==> flow/design.v <==
module    Prgm_Counter(clk, reset, PCsrc, address, PCreg);
input                 PCsrc, clk, reset;
input         [8 : 0] address;
output    reg [7 : 0] PCreg;
wire          [7 : 0] temp;
assign    temp = PCreg + 1;
always@(posedge clk, negedge reset)
begin
    if (reset == 0) begin
        PCreg = 0;
	end
    else begin
        if (PCsrc == 1)
            PCreg = temp + address;
        else
            PCreg = temp;
    end
end
endmodule
module ALU (ALUselect, ALUin1, ALUin2, ALUout);
    input		[3  : 0]	ALUselect;
    input		[15 : 0]	ALUin1, ALUin2;
    output	reg	[15 : 0]	ALUout;
    always@(*) 
    begin 
		if  (ALUselect == 0 || ALUselect == 5 || ALUselect == 7 || ALUselect == 8)
			ALUout = ALUin1 + ALUin2;
		else if (ALUselect == 1) 
			ALUout = ALUin1 << ALUin2;
		else if  (ALUselect == 2) 
			ALUout = ALUin1 >> ALUin2;
		else if (ALUselect == 3)
			ALUout = ALUin1 | ALUin2;
		else  if (ALUselect == 4)
			ALUout = ALUin1 & ALUin2;
		else if (ALUselect == 6)
			ALUout = ALUin2;
		else
			ALUout = 0;
    end
endmodule
module Control_Unit(clk, reset, inst_in, opCode, dst, src1, src2, shamt, iconst, jconst, regWrite, memWrite, PCsrc, memtoReg, ALUsrc);
input					clk, reset;
input		[15 : 0]	inst_in;
output		[3  : 0]	opCode;
output		[5  : 0]	iconst; 
output		[8  : 0]	jconst;
output		[2  : 0]	dst, src1, src2, shamt;
output	reg				regWrite, memWrite, PCsrc, memtoReg;  
output	reg	[1  : 0]	ALUsrc;  
assign	opCode	=	inst_in	[3  :  0];
assign	dst		=	inst_in	[6  :  4];
assign	src1	=	inst_in	[9  :  7];
assign	src2	=	inst_in	[12 : 10];
assign	shamt	=	inst_in	[15 : 13];
assign	iconst	=	inst_in	[15 : 10];
assign	jconst	=	inst_in	[12 :  4];
always@(*) begin
    if (reset == 0) begin
        regWrite	= 0;
        memWrite	= 0;
        PCsrc		= 0;
        memtoReg	= 0;
		ALUsrc		= 0;
    end  
    else begin  
        if (opCode < 4'b 1000)
            regWrite = 1'b 1;
        else
            regWrite = 1'b 0;
        if (opCode == 4'b 1000)
            memWrite = 1'b 1;
        else
            memWrite = 1'b 0;
        if (opCode == 4'b 1001)
            PCsrc = 1'b 1;
        else
            PCsrc = 1'b 0;
        if (opCode == 4'b 0111)
            memtoReg = 1'b 1;
        else
            memtoReg = 1'b 0;   
		if (opCode == 4'b 0101 || opCode == 4'b 0110 || opCode == 4'b 0111 || opCode == 4'b 1000)
			ALUsrc = 2'b 01;
		else if (opCode == 4'b 0001 || opCode == 4'b 0010)
			ALUsrc = 2'b 10;
		else
			ALUsrc = 2'b 00;
    end  
end
endmodule
module DataPath (clk, reset, ALUselect, dst, src1, src2, shamt, iconst, regWrite, memtoReg, memWrite, ALUsrc, reg0, reg1, reg2, reg3, reg4, reg5, reg6, reg7, dataMemValue0, dataMemValue1, dataMemValue2, dataMemValue3, dataMemValue4, dataMemValue5, dataMemValue6, dataMemValue7, ALUout, ALUin1, ALUin2, regDataIn);
output		[15 : 0]	reg0, reg1, reg2, reg3, reg4, reg5, reg6, reg7, dataMemValue0, dataMemValue1, dataMemValue2, dataMemValue3, dataMemValue4, dataMemValue5, dataMemValue6, dataMemValue7, ALUout, ALUin1;
output reg	[15 : 0]	ALUin2;
output reg	[15 : 0]	regDataIn;
input					clk, reset, regWrite, memtoReg, memWrite;
input		[1  : 0]	ALUsrc;
input		[2  : 0]	dst, src1, src2, shamt;
input  		[3  : 0]	ALUselect;
input		[5  : 0]	iconst;
reg			[127 : 0]	regFile;
reg			[511 : 0]	dataMem;
localparam	[511 : 0]	DMEM_RESET = {
	{19{16'd0}},
	16'b 0100, 16'b 0011, 16'b 0010, 16'b 0001, 16'b 0101,	 
	16'b 0101, 16'b 1100, 16'b 1000, 16'b 0011,				 
	16'b 0110, 16'b 0001, 16'b 0010, 16'b 0100				 
};
wire		[15 : 0]	nextData;
wire		[15 : 0]	memReadData;
wire		[15 : 0]	dstData;
wire					memInRange;
assign ALUin1	=	regFile[16*src1 +: 16];
assign dstData	=	regFile[16*dst +: 16];
ALU		DP1	(ALUselect, ALUin1, ALUin2, ALUout);
assign	  reg0 = regFile[  0 +: 16];
assign	  reg1 = regFile[ 16 +: 16];
assign    reg2 = regFile[ 32 +: 16];
assign    reg3 = regFile[ 48 +: 16];
assign    reg4 = regFile[ 64 +: 16];
assign    reg5 = regFile[ 80 +: 16];
assign    reg6 = regFile[ 96 +: 16];
assign    reg7 = regFile[112 +: 16];
assign	  dataMemValue0  = dataMem[  0 +: 16];
assign	  dataMemValue1  = dataMem[ 16 +: 16];
assign    dataMemValue2  = dataMem[ 32 +: 16];
assign    dataMemValue3  = dataMem[ 48 +: 16];
assign    dataMemValue4  = dataMem[ 64 +: 16];
assign    dataMemValue5  = dataMem[ 80 +: 16];
assign    dataMemValue6  = dataMem[ 96 +: 16];
assign    dataMemValue7  = dataMem[112 +: 16];
assign memInRange	=	(ALUout[15 : 5] == 11'd0);
assign memReadData	=	memInRange ? dataMem[16*ALUout[4 : 0] +: 16] : 16'd0;
assign nextData		=	(memtoReg == 1) ? memReadData : ALUout;
always@(posedge clk, negedge reset)
begin
	if (reset == 0) begin
		regFile	<=	128'd0;
		dataMem	<=	DMEM_RESET;
	end  
	else begin
		if (regWrite == 1)
			regFile[16*dst +: 16]			<=	nextData;
		if (memWrite == 1 && memInRange)
			dataMem[16*ALUout[4 : 0] +: 16]	<=	dstData;
	end  
end  
always@(posedge clk)
begin
	if (reset == 1)
		regDataIn	<=	nextData;
end
always@(*)
begin
	if (ALUsrc == 0)
		ALUin2	=	regFile[16*src2 +: 16];
	else if (ALUsrc == 1)
		ALUin2 = {10'd0, iconst};
	else if (ALUsrc == 2)
		ALUin2 = {13'd0, shamt};
	else
		ALUin2 = 16'd0;
end
endmodule
module	CPU(clk, reset, instr, pc, reg0, reg1, reg2, reg3, reg4, reg5, reg6, reg7, dataMemValue0, dataMemValue1, dataMemValue2, dataMemValue3, dataMemValue4, dataMemValue5, dataMemValue6, dataMemValue7, ALUout, ALUin1, ALUin2, regDataIn);
output	[15 : 0]	reg0, reg1, reg2, reg3, reg4, reg5, reg6, reg7, dataMemValue0, dataMemValue1, dataMemValue2, dataMemValue3, dataMemValue4, dataMemValue5, dataMemValue6, dataMemValue7, ALUout, ALUin1, ALUin2, regDataIn;
input				clk, reset;
input	[15 : 0]	instr;
output	[7  : 0]	pc;
wire	[7  : 0]	prgm_cntr;
wire 				PCsrc, regWrite, memWrite, memtoReg;
wire	[1  : 0]	ALUsrc;
wire 	[3  : 0]	opCode;
wire	[2	: 0]	dst, src1, src2, shamt;
wire	[5  : 0]	iconst;
wire	[8  : 0]	jconst;
assign pc		=	prgm_cntr;
Prgm_Counter	C1	(clk, reset, PCsrc, jconst, prgm_cntr);
Control_Unit	C2	(clk, reset, instr, opCode, dst, src1, src2, shamt, iconst, jconst, regWrite, memWrite, PCsrc, memtoReg, ALUsrc);
DataPath		C3	(clk, reset, opCode, dst, src1, src2, shamt, iconst, regWrite, memtoReg, memWrite, ALUsrc, reg0, reg1, reg2, reg3, reg4, reg5, reg6, reg7, dataMemValue0, dataMemValue1, dataMemValue2, dataMemValue3, dataMemValue4, dataMemValue5, dataMemValue6, dataMemValue7, ALUout, ALUin1, ALUin2, regDataIn);
endmodule
== Tool chain data of CPU ==
Tool output for the design above before and after an edit, in the order of the flow.
Lines under "before" count in the file above, lines under "after" in the edited file.
"difference": "after" minus "before" as printed here. "relative change": 100 x difference / "before".
Library cell names are shortened.
The mark n/a stands for no value.

* Top: CPU
* Clock: clk
* Standard-cell library: sky130hd
* Corner: tt_025C_1v80

== The edit ==
Unified diff, file above to edited file.
The edit is scripted: it alters the design's behaviour and was not made to optimise anything.

<pre>
@@ -132,5 +132,5 @@
 assign memInRange	=	(ALUout[15 : 5] == 11'd0);
 assign memReadData	=	memInRange ? dataMem[16*ALUout[4 : 0] +: 16] : 16'd0;
-assign nextData		=	(memtoReg == 1) ? memReadData : ALUout;
+assign nextData		=	memReadData;
 always@(posedge clk, negedge reset)
 begin
</pre>

== Word level ==
Yosys after proc, flatten, opt, wreduce and memory -nomap, before mapping. Enables and synchronous resets that opt folds into registers are not counted as muxes. Memory bits, and registers merged into a memory's read port (data or address), are not among the register bits. Print and check cells are not counted. Equal cells are merged and count once.

{| class="wikitable"
|+ Cells by class
! what !! before !! after !! difference !! relative change (%)
|-
| $add $sub $neg || 5 || 5 || 0 || 0.00
|-
| multipliers || 0 || 0 || 0 || n/a
|-
| div/mod/pow operators || 0 || 0 || 0 || n/a
|-
| $lt $le $gt $ge || 1 || 1 || 0 || 0.00
|-
| equality and inequality tests || 11 || 11 || 0 || 0.00
|-
| shift operators || 10 || 10 || 0 || 0.00
|-
| multiplexer cells || 23 || 20 || -3 || -13.04
|-
| bitwise gates (word level) || 8 || 8 || 0 || 0.00
|-
| reduce/logical cells || 11 || 11 || 0 || 0.00
|}

{| class="wikitable"
|+ Operator list
! cell !! before !! after !! difference !! relative change (%)
|-
| 2-to-1 mux 1 bit || 8 || 6 || -2 || -25.00
|-
| 2-to-1 mux 16 bit || 9 || 8 || -1 || -11.11
|-
| logical OR 1 bit || 7 || 7 || 0 || 0.00
|-
| == test 4 x 3 -> 1 bit (second input constant) || 4 || 4 || 0 || 0.00
|-
| 2-to-1 mux 2 bit || 3 || 3 || 0 || 0.00
|-
| indexed select 128 x 8 -> 16 bit || 3 || 3 || 0 || 0.00
|-
| == test 4 x 2 -> 1 bit (second input constant) || 2 || 2 || 0 || 0.00
|-
| == test 4 bit (second input constant) || 2 || 2 || 0 || 0.00
|-
| adder 16 bit || 1 || 1 || 0 || 0.00
|-
| adder 8 x 1 -> 8 bit (second input constant) || 1 || 1 || 0 || 0.00
|-
| adder 8 bit || 1 || 1 || 0 || 0.00
|-
| bitwise AND 128 bit || 1 || 1 || 0 || 0.00
|-
| bitwise AND 16 bit || 1 || 1 || 0 || 0.00
|-
| bitwise AND 512 bit || 1 || 1 || 0 || 0.00
|-
| == test 2 x 1 -> 1 bit (second input constant) || 1 || 1 || 0 || 0.00
|-
| == test 2 bit (second input constant) || 1 || 1 || 0 || 0.00
|-
| == test 4 x 1 -> 1 bit (second input constant) || 1 || 1 || 0 || 0.00
|-
| logical AND 1 bit || 1 || 1 || 0 || 0.00
|-
| zero test 11 bit || 1 || 1 || 0 || 0.00
|-
| zero test 2 bit || 1 || 1 || 0 || 0.00
|-
| zero test 4 bit || 1 || 1 || 0 || 0.00
|-
| less-than comparator 4 bit (second input constant) || 1 || 1 || 0 || 0.00
|-
| 2-to-1 mux 3 bit || 1 || 1 || 0 || 0.00
|-
| 2-to-1 mux 6 bit || 1 || 1 || 0 || 0.00
|-
| 2-to-1 mux 8 bit || 1 || 1 || 0 || 0.00
|-
| negation 7 -> 33 bit || 1 || 1 || 0 || 0.00
|-
| negation 9 -> 33 bit || 1 || 1 || 0 || 0.00
|-
| NOT 128 bit || 1 || 1 || 0 || 0.00
|}

Not every row of either side is listed.

{| class="wikitable"
|+ Bit counts
! what !! before !! after !! difference !! relative change (%)
|-
| bits in registers || 664 || 664 || 0 || 0.00
|-
| latch bits || 0 || 0 || 0 || n/a
|-
| RAM bits || 0 || 0 || 0 || n/a
|-
| bits in read-only memories || 0 || 0 || 0 || n/a
|-
| clocked read ports x word width || 0 || 0 || 0 || n/a
|-
| memories kept || 0 || 0 || 0 || n/a
|-
| bits of input ports || 18 || 18 || 0 || 0.00
|-
| output and inout port bits || 328 || 328 || 0 || 0.00
|-
| cells after elaboration || 73 || 70 || -3 || -4.11
|}

== Logic depth ==
Longest topological path by Yosys (ltp), each cell counted once; first at word level (registers and memories cut), then after technology mapping (sequential cells cut; the memories' decode and read muxes count).

{| class="wikitable"
|+ Depth
! what !! before !! after !! difference !! relative change (%)
|-
| word-level depth || 21 || 21 || 0 || 0.00
|-
| ABC_AREA || 0 || 0 || n/a || n/a
|-
| mapped depth || 32 || 34 || +2 || +6.25
|-
| mapped depth without buffers || 23 || 23 || 0 || 0.00
|}

== Netlist ==
Source: synth_stat.txt of the flow (Yosys; design flattened, memories mapped). It holds for the ABC_AREA given above (unset counts as 0); a run with the other value may have another netlist.

{| class="wikitable"
|+ Mapped netlist
! what !! before !! after !! difference !! relative change (%)
|-
| cells in the netlist || 3662 || 3350 || -312 || -8.52
|-
| cell area after synthesis (um2) || 38538.2 || 39245.1 || +706.9 || +1.83
|-
| sequential area (um2) || 16719.8 || 16719.8 || 0.0 || 0.00
|-
| flip-flop cells || 664 || 664 || 0 || 0.00
|-
| buffer cells || 406 || 368 || -38 || -9.36
|}

{| class="wikitable"
|+ Cells by type
! cell type !! before !! after !! difference !! relative change (%)
|-
| nand2_1 || 591 || 300 || -291 || -49.24
|-
| mux2_1 || 258 || 76 || -182 || -70.54
|-
| mux2_2 || 291 || 458 || +167 || +57.39
|-
| mux2i_1 || 113 || 265 || +152 || +134.51
|-
| mux2_4 || 1 || 86 || +85 || +8500.00
|-
| nand3_1 || 125 || 47 || -78 || -62.40
|-
| o21ai_1 || 74 || 17 || -57 || -77.03
|-
| o22ai_1 || 56 || 15 || -41 || -73.21
|-
| o21ai_0 || 118 || 158 || +40 || +33.90
|-
| mux4_2 || 65 || 98 || +33 || +50.77
|-
| and3_1 || 53 || 22 || -31 || -58.49
|-
| a31oi_1 || 46 || 17 || -29 || -63.04
|-
| a21oi_1 || 90 || 63 || -27 || -30.00
|-
| clkbuf_1 || 133 || 110 || -23 || -17.29
|-
| buf_4 || 175 || 154 || -21 || -12.00
|-
| a211oi_1 || 28 || 48 || +20 || +71.43
|-
| a22oi_1 || 63 || 45 || -18 || -28.57
|-
| o211ai_1 || 10 || 26 || +16 || +160.00
|}

Not every row of either side is listed.
By module: a second synthesis without flattening, with its own total; a netlist apart from the flattened one above.

{| class="wikitable"
|+ Second synthesis, totals
! what !! before !! after !! difference !! relative change (%)
|-
| cell total of the unflattened synthesis || 3021 || 3568 || +547 || +18.11
|-
| area total of the unflattened synthesis (um2) || 38908.6 || 37858.8 || -1049.8 || -2.70
|}

Each row is one instance without its submodules.

{| class="wikitable"
|+ By module, before
! module !! instances !! cells !! area (um2) !! seq. area (um2)
|-
| DataPath || 1 || 2496 || 34687.0 || 16519.6
|-
| ALU || 1 || 403 || 3158.0 || 0.0
|-
| Prgm_Counter || 1 || 78 || 745.7 || 200.2
|-
| Control_Unit || 1 || 44 || 317.8 || 0.0
|-
| CPU || 1 || 0 || 0.0 || 0.0
|}

{| class="wikitable"
|+ By module, after
! module !! instances !! cells !! area (um2) !! seq. area (um2)
|-
| DataPath || 1 || 3043 || 33637.3 || 16519.6
|-
| ALU || 1 || 403 || 3158.0 || 0.0
|-
| Prgm_Counter || 1 || 78 || 745.7 || 200.2
|-
| Control_Unit || 1 || 44 || 317.8 || 0.0
|-
| CPU || 1 || 0 || 0.0 || 0.0
|}

== Worst setup path after synthesis ==
Source: OpenSTA report_checks on the synthesized netlist (no wires, ideal clock, input and output delay 20% of the period each), path of least setup slack; recovery checks are left aside. Register names are those of the netlist, which keeps one name where synthesis merged equal registers.

{| class="wikitable"
|+ Timing path after synthesis
! what !! before !! after !! difference !! relative change (%)
|-
| path kind || input to register || input to register || n/a || n/a
|-
| start || in instr[9] || in instr[1] || n/a || n/a
|-
| end || reg C3.dataMem[454] || reg C3.dataMem[278] || n/a || n/a
|-
| period (ns) || 7.0 || 7.0 || 0.0 || 0.00
|-
| external input delay (ns) || 1.400 || 1.400 || 0.000 || 0.00
|-
| library setup time (ns) || 0.128 || 0.125 || -0.003 || n/a
|-
| launch time at the first pin (ns) || 1.400 || 1.400 || 0.000 || 0.00
|-
| arrival (ns) || 7.130 || 7.790 || +0.660 || +9.26
|-
| data required time (ns) || 6.872 || 6.875 || +0.003 || +0.04
|-
| setup slack (ns) || -0.258 || -0.915 || -0.657 || n/a
|-
| delay of the path (ns) || 5.858 || 6.515 || +0.657 || +11.22
|-
| stages || 25 || 27 || +2 || +8.00
|-
| buffers on the path || 7 || 9 || +2 || +28.57
|-
| synthesis period reached (ns) || 7.258 || 7.915 || +0.657 || +9.05
|}

"delay of the path" = arrival - input delay + setup time.
"stages": output pins that drive a net of the path, with the launching flip-flop's if there is one; two outputs of one cell count as two.
"synthesis period reached" = period - worst setup slack (recovery checks aside). The figure is calculated, with input and output delays left at 20% of the set period.
The rows between start and end are the longest chain of elaborated cells between them; the timing report does not say that the signal goes this way. Where chains are equally long, one stands for them.
Each line given opens the expression or statement behind the cell; cells for indexed reads and writes are added by Yosys, which also makes memories of some case tables.
Lines with a computed index may be missing from the assigning lines.

On the way, after synthesis, before:
* Path through: clkbuf_1 -> buf_4 -> buf_2 -> mux4_2 -> mux2i_1 -> inv_1 -> ha_1 -> fa_1 -> nand2_1 -> o21ai_0 -> o21ai_1 -> a21oi_4 -> inv_2 -> buf_2 -> buf_1 -> buf_1 -> ha_1 -> and3_1 -> ha_1 -> nor2_2 -> o21ai_1 -> nor3b_1 -> nand2_2 -> buf_2 -> mux2_1
* Length of the longest elaborated chain: 12
* Elaborated cells between the ends (all ways): 19
* RTL lines with such cells: 14
* Those cells by class: add/sub (2); shift (5); mux (5); logic (5); reduce/logical (2)

{| class="wikitable"
|+ RTL lines, path after synthesis, before
! what !! line !! text
|-
| from (decl) || 168 || <nowiki>input [15 : 0] instr;</nowiki>
|-
| indexed select 128 x 8 -> 16 bit || 113 || <nowiki>assign ALUin1 = regFile[16*src1 +: 16];</nowiki>
|-
| bitwise AND 16 bit || 35 || <nowiki>ALUout = ALUin1 & ALUin2;</nowiki>
|-
| 2-to-1 mux 16 bit || 34 || <nowiki>else if (ALUselect == 4)</nowiki>
|-
| 2-to-1 mux 16 bit || 32 || <nowiki>else if (ALUselect == 3)</nowiki>
|-
| 2-to-1 mux 16 bit || 30 || <nowiki>else if (ALUselect == 2)</nowiki>
|-
| 2-to-1 mux 16 bit || 28 || <nowiki>else if (ALUselect == 1)</nowiki>
|-
| 2-to-1 mux 16 bit || 26 || <nowiki>if (ALUselect == 0 || ALUselect == 5 || ALUselect == 7 || ALUselect == 8)</nowiki>
|-
| negation 9 -> 33 bit || 145 || <nowiki>dataMem[16*ALUout[4 : 0] +: 16] <= dstData;</nowiki>
|-
| variable shift 16 x 33 -> 512 bit || 145 ||
|-
| NOT 512 bit || 145 ||
|-
| bitwise AND 512 bit || 145 ||
|-
| OR 512 bit || 145 ||
|-
| to (assign) || 139 || <nowiki>dataMem <= DMEM_RESET;</nowiki>
|-
| to (decl) || 102 || <nowiki>reg [511 : 0] dataMem;</nowiki>
|}

Some nets on the timed path still bear RTL names; the line given drives or declares the net.

{| class="wikitable"
|+ Named nets, after synthesis, before
! signal !! line
|-
| ALUin1[0] || 113
|}

On the way, after synthesis, after:
* Path through: buf_2 -> or2_1 -> buf_2 -> a21oi_4 -> o21ai_2 -> nor2_4 -> buf_2 -> clkbuf_1 -> fa_1 -> a22oi_1 -> o21ai_0 -> nand2_1 -> a21oi_4 -> inv_2 -> buf_2 -> buf_2 -> buf_1 -> ha_1 -> clkbuf_1 -> inv_1 -> nor3_1 -> ha_1 -> or2_2 -> nor4_4 -> nand3_4 -> buf_6 -> mux2_4
* Length of the longest elaborated chain: 21
* Elaborated cells between the ends (all ways): 46
* Those cells by class: add/sub (2); eq/ne (10); shift (4); mux (14); logic (5); reduce/logical (11)

{| class="wikitable"
|+ RTL lines, path after synthesis, after
! what !! line !! text
|-
| from (decl) || 168 || <nowiki>input [15 : 0] instr;</nowiki>
|-
| == test 4 x 3 -> 1 bit || 83 || <nowiki>if (opCode == 4'b 0101 || opCode == 4'b 0110 || opCode == 4'b 0111 || opCode == 4'b 1000)</nowiki>
|-
| logical OR 1 bit (3 in a row) || 83 ||
|-
| 2-to-1 mux 2 bit || 83 ||
|-
| 2-to-1 mux 2 bit || 59 || <nowiki>if (reset == 0) begin</nowiki>
|-
| == test 2 bit || 159 || <nowiki>else if (ALUsrc == 2)</nowiki>
|-
| 2-to-1 mux 3 bit || 159 ||
|-
| 2-to-1 mux 6 bit || 157 || <nowiki>else if (ALUsrc == 1)</nowiki>
|-
| (+5 left out) || n/a ||
|-
| 2-to-1 mux 16 bit || 28 || <nowiki>else if (ALUselect == 1)</nowiki>
|-
| 2-to-1 mux 16 bit || 26 || <nowiki>if (ALUselect == 0 || ALUselect == 5 || ALUselect == 7 || ALUselect == 8)</nowiki>
|-
| negation 9 -> 33 bit || 145 || <nowiki>dataMem[16*ALUout[4 : 0] +: 16] <= dstData;</nowiki>
|-
| variable shift 16 x 33 -> 512 bit || 145 ||
|-
| NOT 512 bit || 145 ||
|-
| bitwise AND 512 bit || 145 ||
|-
| OR 512 bit || 145 ||
|-
| to (assign) || 139 || <nowiki>dataMem <= DMEM_RESET;</nowiki>
|-
| to (decl) || 102 || <nowiki>reg [511 : 0] dataMem;</nowiki>
|}

{| class="wikitable"
|+ Named nets, after synthesis, after
! signal !! line !! text
|-
| ALUin2[1] || 155 || <nowiki>if (ALUsrc == 0)</nowiki>
|}

== Worst path after layout ==
Path of least setup slack in the final report of the runs of pair A (OpenROAD, finished layout, wires in). Where an end is a register, its clock arrival counts in the times.

{| class="wikitable"
|+ Timing path post-layout
! what !! before !! after !! difference !! relative change (%)
|-
| path kind || input to output || input to output || n/a || n/a
|-
| start || in instr[7] || in instr[9] || n/a || n/a
|-
| end || out ALUout[8] || out ALUout[9] || n/a || n/a
|-
| period (ns) || 6.8 || 6.8 || 0.0 || 0.00
|-
| external input delay (ns) || 1.36 || 1.36 || 0.00 || 0.00
|-
| external output delay (ns) || 1.36 || 1.36 || 0.00 || 0.00
|-
| launch time at the first pin (ns) || 1.36 || 1.36 || 0.00 || 0.00
|-
| arrival (ns) || 5.37 || 5.18 || -0.19 || -3.54
|-
| data required time (ns) || 5.44 || 5.44 || 0.00 || 0.00
|-
| setup slack (ns) || 0.07 || 0.26 || +0.19 || n/a
|-
| stages || 16 || 17 || +1 || +6.25
|-
| buffers on the path || 8 || 6 || -2 || -25.00
|}

The rows between start and end are the longest chain of elaborated cells between them; the timing report does not say that the signal goes this way. Where chains are equally long, one stands for them.

On the way, post-layout, before:
* Path through: clkdlybuf4s50_1 -> buf_4 -> buf_4 -> mux2_2 -> inv_1 -> a211oi_1 -> nand2_1 -> buf_4 -> and4_1 -> nor4_1 -> buf_4 -> buf_4 -> a21boi_1 -> o21ai_2 -> buf_4 -> clkdlybuf4s50_1
* Length of the longest elaborated chain: 7
* Elaborated cells between the ends (all ways): 11
* RTL lines with such cells: 11
* Those cells by class: add/sub (1); shift (3); mux (5); logic (2)

{| class="wikitable"
|+ RTL lines, path post-layout, before
! what !! line !! text
|-
| from (decl) || 168 || <nowiki>input [15 : 0] instr;</nowiki>
|-
| indexed select 128 x 8 -> 16 bit || 113 || <nowiki>assign ALUin1 = regFile[16*src1 +: 16];</nowiki>
|-
| bitwise AND 16 bit || 35 || <nowiki>ALUout = ALUin1 & ALUin2;</nowiki>
|-
| 2-to-1 mux 16 bit || 34 || <nowiki>else if (ALUselect == 4)</nowiki>
|-
| 2-to-1 mux 16 bit || 32 || <nowiki>else if (ALUselect == 3)</nowiki>
|-
| 2-to-1 mux 16 bit || 30 || <nowiki>else if (ALUselect == 2)</nowiki>
|-
| 2-to-1 mux 16 bit || 28 || <nowiki>else if (ALUselect == 1)</nowiki>
|-
| 2-to-1 mux 16 bit || 26 || <nowiki>if (ALUselect == 0 || ALUselect == 5 || ALUselect == 7 || ALUselect == 8)</nowiki>
|-
| to (decl) || 166 || <nowiki>output [15 : 0] reg0, reg1, reg2, reg3, reg4, reg5, reg6, reg7, dataMemValue0, dataMemValue1, dataMemValue2, d ...</nowiki>
|}

On the way, post-layout, after:
* Path through: clkdlybuf4s50_1 -> buf_6 -> mux4_2 -> mux2_2 -> ha_2 -> buf_4 -> a21o_1 -> a21o_1 -> a211oi_2 -> buf_4 -> nor2_1 -> o22ai_1 -> xor2_1 -> a32oi_1 -> buf_4 -> or2b_1 -> dlygate4sd2_1
* Length of the longest elaborated chain: 7
* Elaborated cells between the ends (all ways): 11
* RTL lines with such cells: 11
* Those cells by class: add/sub (1); shift (3); mux (5); logic (2)

{| class="wikitable"
|+ RTL lines, path post-layout, after
! what !! line !! text
|-
| from (decl) || 168 || <nowiki>input [15 : 0] instr;</nowiki>
|-
| indexed select 128 x 8 -> 16 bit || 113 || <nowiki>assign ALUin1 = regFile[16*src1 +: 16];</nowiki>
|-
| bitwise AND 16 bit || 35 || <nowiki>ALUout = ALUin1 & ALUin2;</nowiki>
|-
| 2-to-1 mux 16 bit || 34 || <nowiki>else if (ALUselect == 4)</nowiki>
|-
| 2-to-1 mux 16 bit || 32 || <nowiki>else if (ALUselect == 3)</nowiki>
|-
| 2-to-1 mux 16 bit || 30 || <nowiki>else if (ALUselect == 2)</nowiki>
|-
| 2-to-1 mux 16 bit || 28 || <nowiki>else if (ALUselect == 1)</nowiki>
|-
| 2-to-1 mux 16 bit || 26 || <nowiki>if (ALUselect == 0 || ALUselect == 5 || ALUselect == 7 || ALUselect == 8)</nowiki>
|-
| to (decl) || 166 || <nowiki>output [15 : 0] reg0, reg1, reg2, reg3, reg4, reg5, reg6, reg7, dataMemValue0, dataMemValue1, dataMemValue2, d ...</nowiki>
|}

== Measured runs ==
Both versions went through the flow (Yosys, OpenROAD) with the same settings in each pair. Constraints: input delay and output delay 20% of the set period each, output load 0.01 pF.

Flow settings, pair A:
* SETUP_SLACK_MARGIN: 0.2
* period_ns: 6.8
* CAP_MARGIN: 20
* CORE_MARGIN: 2
* CORE_UTILIZATION: 40
* SLEW_MARGIN: 20

{| class="wikitable"
|+ Results, pair A
! what !! before !! after !! difference !! relative change (%)
|-
| synthesized cell area (um2) || 38538.2 || 39245.1 || +706.9 || +1.83
|-
| full die area (um2) || 98844.2 || 100635.0 || +1790.8 || +1.81
|-
| final design utilization (%) || 52.6 || 51.2 || -1.4 || n/a
|-
| worst slack on setup checks (ns) || 0.069 || 0.261 || +0.192 || n/a
|-
| final setup TNS (ns) || 0.000 || 0.000 || 0.000 || n/a
|-
| worst hold slack in the final report (ns) || 0.485 || 0.486 || +0.001 || n/a
|-
| total power of the final layout (mW) || 12.342 || 10.871 || -1.471 || -11.92
|-
| clock period reached (ns) || 6.731 || 6.539 || -0.192 || -2.85
|}

Flow settings, pair B:
* CAP_MARGIN: 35
* CORE_ASPECT_RATIO: 0.61
* CORE_UTILIZATION: 60
* CTS_CLUSTER_DIAMETER: 327
* GPL_ROUTABILITY_DRIVEN: 1
* HOLD_SLACK_MARGIN: -0.03
* MAX_ROUTING_LAYER: met4
* PLACE_DENSITY: 0.53
* SETUP_SLACK_MARGIN: -0.25
* SLEW_MARGIN: 40
* TNS_END_PERCENT: 90
* period_ns: 10.2
* CORE_MARGIN: 2

{| class="wikitable"
|+ Results, pair B
! what !! before !! after !! difference !! relative change (%)
|-
| synthesized cell area (um2) || 38538.2 || 39245.1 || +706.9 || +1.83
|-
| full die area (um2) || 66335.3 || 67534.0 || +1198.7 || +1.81
|-
| final design utilization (%) || 69.3 || 68.8 || -0.5 || n/a
|-
| worst slack on setup checks (ns) || 0.572 || 0.637 || +0.065 || n/a
|-
| final setup TNS (ns) || 0.000 || 0.000 || 0.000 || n/a
|-
| worst hold slack in the final report (ns) || 0.491 || 0.491 || 0.000 || n/a
|-
| total power of the final layout (mW) || 7.578 || 6.671 || -0.907 || -11.97
|-
| clock period reached (ns) || 9.628 || 9.563 || -0.065 || -0.68
|}

"clock period reached" means the clock period less the worst setup slack. The figure is calculated, with input and output delays left at 20% of the set period.
"total power of the final layout" rests on the timing tool's default activity at the inputs, not on a simulated workload.
